==> flow/design.v <==
`timescale 1ns / 1ps
module booth(
    input clk,
    input load,
    input reset,
    input [31:0] M,  
    input [31:0] Q,  
    output reg [63:0] P,  
    output done           
    );
    reg signed [63:0] A;                
    reg signed [31:0] Q_temp;            
    reg signed [31:0] M_temp;            
    reg [4:0] Count;                       
    reg Q_minus_one;                     
    always @(posedge clk)
    begin
        if (reset == 1) 
        begin
            A = 64'b0;
            Q_minus_one = 0;
            P = 64'b0;
            Q_temp = 32'b0;
            M_temp = 32'b0;
            Count = 5'd16;
        end
        else if (load == 1)
        begin
            Q_temp = Q;
            M_temp = M;
            A = 64'b0;    
            Q_minus_one = 0;  
            Count = 5'd16;    
        end
        else if (Count > 5'd0)
        begin
            case ({Q_temp[1:0], Q_minus_one})
                3'b000, 3'b111:   
                    begin
                    end
                3'b001, 3'b010:   
                    begin
                        A = A + {{32{M_temp[31]}}, M_temp};
                    end
                3'b011:   
                    begin
                        A = A + ({{32{M_temp[31]}}, M_temp} << 1); 
                    end
                3'b100:   
                    begin
                        A = A - ({{32{M_temp[31]}}, M_temp} << 1); 
                    end
                3'b101, 3'b110:   
                    begin
                        A = A - {{32{M_temp[31]}}, M_temp}; 
                    end
            endcase
            Q_minus_one = Q_temp[1];
            Q_temp = {A[1:0], Q_temp[31:2]};   
            A = {A[63], A[63:2]};   
            Count = Count - 1'b1;
        end
        else
        begin
            Count = 5'b0;
        end
        P = {A[31:0], Q_temp};
    end
    assign done = (Count == 5'd0);
endmodule
# ---- Tool chain data of booth
# What the tools print for booth, step after step.
# Line numbers count from 1 in the design file above.
# Library cell names are shortened.
# The mark - stands for no value.
dict set report design {
  top_module {booth}
  clock {clk}
  lib {sky130hd}
  lib_corner {tt_025C_1v80}
}

# ---- Word-level counts
# Yosys after proc, flatten, opt, wreduce and memory -nomap, before mapping. Memory bits, and registers merged into a memory's read port (data or address), are not among the register bits. Print and check cells are not counted. Equal cells are merged and count once.
dict set report bits {
  register_bits 198
  latchBits 0
  mem_bits_rw 0
  mem_bits_ro 0
  clocked_rd_ports_x_width 0
  mem_count 0
  inputBits 67
  output_inout_bits 65
  word_cells 37
}
dict set report classes {
  addsub 5
  mul 0
  div 0
  cmp 1
  n_eq 7
  shifts 0
  mux 8
  logic 1
  reduce_and_logical 7
}
# cell n
set op_table {}
lappend op_table {{64-bit case mux with 5-bit select} 1}
lappend op_table {{64-bit adder} 2}
lappend op_table {{64-bit subtractor} 2}
lappend op_table {{64-bit two-way mux} 2}
lappend op_table {{32-bit two-way mux} 4}
lappend op_table {{3-bit equality test with constant B} 4}
lappend op_table {{2-bit OR reduction} 4}
lappend op_table {{3-bit by 2-bit equality test with 1-bit output with constant B} 2}
lappend op_table {{5-bit by 1-bit subtractor with 5-bit output with constant B} 1}
lappend op_table {{5-bit by 1-bit greater-than comparator with 1-bit output with constant B} 1}
lappend op_table {{5-bit logical NOT} 1}
lappend op_table {{5-bit two-way mux} 1}
lappend op_table {{3-bit by 1-bit equality test with 1-bit output with constant B} 1}
lappend op_table {{3-bit logical NOT} 1}
lappend op_table {{3-bit OR reduction} 1}
lappend op_table {{1-bit inverter} 1}

# ---- Depth
# Depth = most cells in a row (Yosys ltp): at word level without a register or memory, in the mapped netlist without a sequential cell, where the memories' decode and read muxes count.
dict set report logic_depth {
  depth_word 6
  abc_area 1
  ltp_mapped 29
  ltp_nobuf 29
}

# ---- Mapped cells and area
# The flow's flattened synthesis, as Yosys stat reports it; memories are mapped. The netlist is that of the ABC_AREA named above (0 if unset); the other value can give another one.
dict set report mapped {
  mapped_cells 3805
  area_mm2 0.0194487
  flip_flops 132
  buffers 114
}
# cell n
set types {}
lappend types {nand2_1 1469}
lappend types {inv_1 738}
lappend types {dfxtp_1 132}
lappend types {ha_1 128}
lappend types {nand3_1 278}
lappend types {nor2_1 268}
lappend types {a21oi_1 186}
lappend types {o21ai_0 160}
lappend types {o21ai_1 53}
lappend types {buf_4 35}
lappend types {xor2_1 24}
lappend types {nand3b_1 25}
lappend types {clkbuf_1 48}
lappend types {nor3_1 32}
lappend types {nand4_1 23}
lappend types {a31oi_1 19}
lappend types {inv_2 30}
lappend types {or2_2 18}
# Not listed: further types 31, cells in them 139.

# ---- Worst setup path after synthesis
# Source: OpenSTA report_checks on the synthesized netlist (no wires, ideal clock, input and output delay 20% of the period each), path of least setup slack; recovery checks are left aside. Register names are those of the netlist, which keeps one name where synthesis merged equal registers.
dict set report synth_path {
  kind {reg-to-output}
  from {register Count[0]}
  to {output port done}
  tclk_ns 10.0
  out_delay_ns 2.000
  arrival_time_ns 1.386
  t_required_ns 8.000
  path_slack_ns 6.614
  delay_ns 1.386
  stages 9
  synth_period_reached_ns 3.386
}
# "delay_ns" is the arrival time less input delay plus setup time.
# A path that ends at an output port has no setup time.
# "stages": output pins that drive a net of the path, with the launching flip-flop's if there is one; two outputs of one cell count as two.
# "synth_period_reached_ns" = period - worst setup slack (recovery checks aside). The figure is calculated, with input and output delays left at 20% of the set period.
# The rows between start and end are the longest chain of elaborated cells between them; the timing report does not say that the signal goes this way. Where chains are equally long, one stands for them.
# Each line given opens the expression or statement behind the cell; cells for indexed reads and writes are added by Yosys, which also makes memories of some case tables.
# A register here has more assigning lines than the two given.
dict set report synth_via {
  path_cell_list {dfxtp_1 inv_1 ha_1 inv_1 or2_1 nor2_1 nand2_1 clkinv_1 clkbuf_1}
  elab_chain_len 1
}
# item line_no
set synth_lines {}
lappend synth_lines {{start, declared} 14} ;# reg [4:0] Count;
lappend synth_lines {{start, assigned} 25} ;# Count = 5'd16;
lappend synth_lines {{start, assigned} 61} ;# Count = Count - 1'b1;
lappend synth_lines {{5-bit logical NOT} 69} ;# assign done = (Count == 5'd0);
lappend synth_lines {{end, declared} 9} ;# output done

# ---- Timing after layout
# Path of least setup slack in the final report of job 1 (OpenROAD, finished layout, wires in). Where an end is a register, its clock arrival counts in the times.
dict set report layout_path {
  kind {reg-to-output}
  from {register Count[0]}
  to {output port done}
  tclk_ns 7.9
  out_delay_ns 1.58
  arrival_time_ns 3.33
  t_required_ns 6.32
  path_slack_ns 2.99
  stages 10
}
# The rows between start and end are the longest chain of elaborated cells between them; the timing report does not say that the signal goes this way. Where chains are equally long, one stands for them.
# A register here has more assigning lines than the two given.
dict set report layout_via {
  path_cell_list {dfxtp_1 inv_1 ha_1 inv_1 or2_1 nor2_1 nand2_1 clkinv_1 clkbuf_1 clkdlybuf4s50_1}
  elab_chain_len 1
}
# item line_no
set layout_lines {}
lappend layout_lines {{start, declared} 14} ;# reg [4:0] Count;
lappend layout_lines {{start, assigned} 25} ;# Count = 5'd16;
lappend layout_lines {{start, assigned} 61} ;# Count = Count - 1'b1;
lappend layout_lines {{5-bit logical NOT} 69} ;# assign done = (Count == 5'd0);
lappend layout_lines {{end, declared} 9} ;# output done

Data sheet: physical implementation of booth

Top module booth; platform sky130hd; tools Yosys and OpenROAD; 3 stored runs in no particular order. Input and output delays are each 20% of the period that was set; the output load is 0.01 pF.
By "period_reached_ns" is meant the clock period of the run minus its worst setup slack. This is arithmetic on one report: input and output delays are still those of the set period (20% each).
"worst_path_time_ns" is the time allowed to the run's worst setup path (the clock period less input and output delay, where it has them) less its slack. Clock arrival times count: a late capture clock shortens it, a late launch clock lengthens it.
By "design_power_w" is meant OpenSTA's value without simulated activity: inputs other than the clock are taken to toggle once in ten clock periods, and the tool carries that through the logic.

# job 1
==> flow/run.sh <==
#!/bin/bash
# the make line also repeats the synthesis and layout settings of config.mk as NAME=value (left out here)
make -C /OpenROAD-flow-scripts/flow DESIGN_CONFIG=/design/flow/config.mk WORK_HOME=/design/flow/orfs CLKGATE_MAP_FILE= finish
==> flow/config.mk <==
export PLATFORM = sky130hd
export DESIGN_NAME = booth
export DESIGN_NICKNAME = booth
export VERILOG_FILES = /design/flow/design.v
export SDC_FILE = /design/flow/constraint.sdc
export NUM_CORES = 4
export LEC_CHECK = 0
export ABC_AREA = 1
export CAP_MARGIN = 5
export CELL_PAD_IN_SITES_DETAIL_PLACEMENT = 0
export CORE_MARGIN = 4
export CORE_UTILIZATION = 65
export CTS_CLUSTER_DIAMETER = 178
export CTS_CLUSTER_SIZE = 55
export GPL_TIMING_DRIVEN = 0
export MIN_ROUTING_LAYER = met1
export PLACE_DENSITY = 0.56
export SETUP_SLACK_MARGIN = 0.88
export SLEW_MARGIN = 20
export TNS_END_PERCENT = 75
==> flow/constraint.sdc <==
create_clock -name core_clock -period 7.9 [get_ports {clk}]
set_input_delay 1.5800 -clock core_clock [delete_from_list [all_inputs] [get_ports {clk}]]
set_output_delay 1.5800 -clock core_clock [all_outputs]
set_load 0.01 [all_outputs]

==> job 1: results <==
total_die_area_mm2=0.032752
worst_path_time_ns=3.33
worst_setup_path_type="reg-to-output"
final_setup_tns_ns=0.000
stdcell_area_mm2=0.0218234
design_power_w=0.002675
ws_setup_ns=2.992
fin_hold_ws_ns=0.465
utilization_pct=73.8
period_reached_ns=4.908
ys_area_mm2=0.0194487

# job 2
==> flow/run.sh <==
#!/bin/bash
# the make line also repeats the synthesis and layout settings of config.mk as NAME=value (left out here)
make -C /OpenROAD-flow-scripts/flow DESIGN_CONFIG=/design/flow/config.mk WORK_HOME=/design/flow/orfs CLKGATE_MAP_FILE= finish
==> flow/config.mk <==
export PLATFORM = sky130hd
export DESIGN_NAME = booth
export DESIGN_NICKNAME = booth
export VERILOG_FILES = /design/flow/design.v
export SDC_FILE = /design/flow/constraint.sdc
export NUM_CORES = 4
export LEC_CHECK = 0
export CAP_MARGIN = 20
export CORE_MARGIN = 2
export CORE_UTILIZATION = 24
export SLEW_MARGIN = 20
==> flow/constraint.sdc <==
create_clock -name core_clock -period 6.53 [get_ports {clk}]
set_input_delay 1.3060 -clock core_clock [delete_from_list [all_inputs] [get_ports {clk}]]
set_output_delay 1.3060 -clock core_clock [all_outputs]
set_load 0.01 [all_outputs]

==> job 2: results <==
total_die_area_mm2=0.0651653
worst_path_time_ns=5.91
worst_setup_path_type="reg-to-reg"
final_setup_tns_ns=0.000
stdcell_area_mm2=0.0175155
design_power_w=0.003191
ws_setup_ns=0.623
fin_hold_ws_ns=0.436
utilization_pct=27.9
period_reached_ns=5.907
ys_area_mm2=0.0151533

# job 3
==> flow/run.sh <==
#!/bin/bash
# the make line also repeats the synthesis and layout settings of config.mk as NAME=value (left out here)
make -C /OpenROAD-flow-scripts/flow DESIGN_CONFIG=/design/flow/config.mk WORK_HOME=/design/flow/orfs CLKGATE_MAP_FILE= finish
==> flow/config.mk <==
export PLATFORM = sky130hd
export DESIGN_NAME = booth
export DESIGN_NICKNAME = booth
export VERILOG_FILES = /design/flow/design.v
export SDC_FILE = /design/flow/constraint.sdc
export NUM_CORES = 4
export LEC_CHECK = 0
export CAP_MARGIN = 35
export CELL_PAD_IN_SITES_DETAIL_PLACEMENT = 0
export CELL_PAD_IN_SITES_GLOBAL_PLACEMENT = 3
export CORE_MARGIN = 2
export CORE_UTILIZATION = 53
export CTS_CLUSTER_DIAMETER = 36
export GPL_ROUTABILITY_DRIVEN = 1
export PLACE_DENSITY_LB_ADDON = 0.21
export SLEW_MARGIN = 20
export TNS_END_PERCENT = 40
==> flow/constraint.sdc <==
create_clock -name core_clock -period 11.6 [get_ports {clk}]
set_input_delay 2.3200 -clock core_clock [delete_from_list [all_inputs] [get_ports {clk}]]
set_output_delay 2.3200 -clock core_clock [all_outputs]
set_load 0.01 [all_outputs]

==> job 3: results <==
outcome="stopped before the end: placement reported FLW-0024"
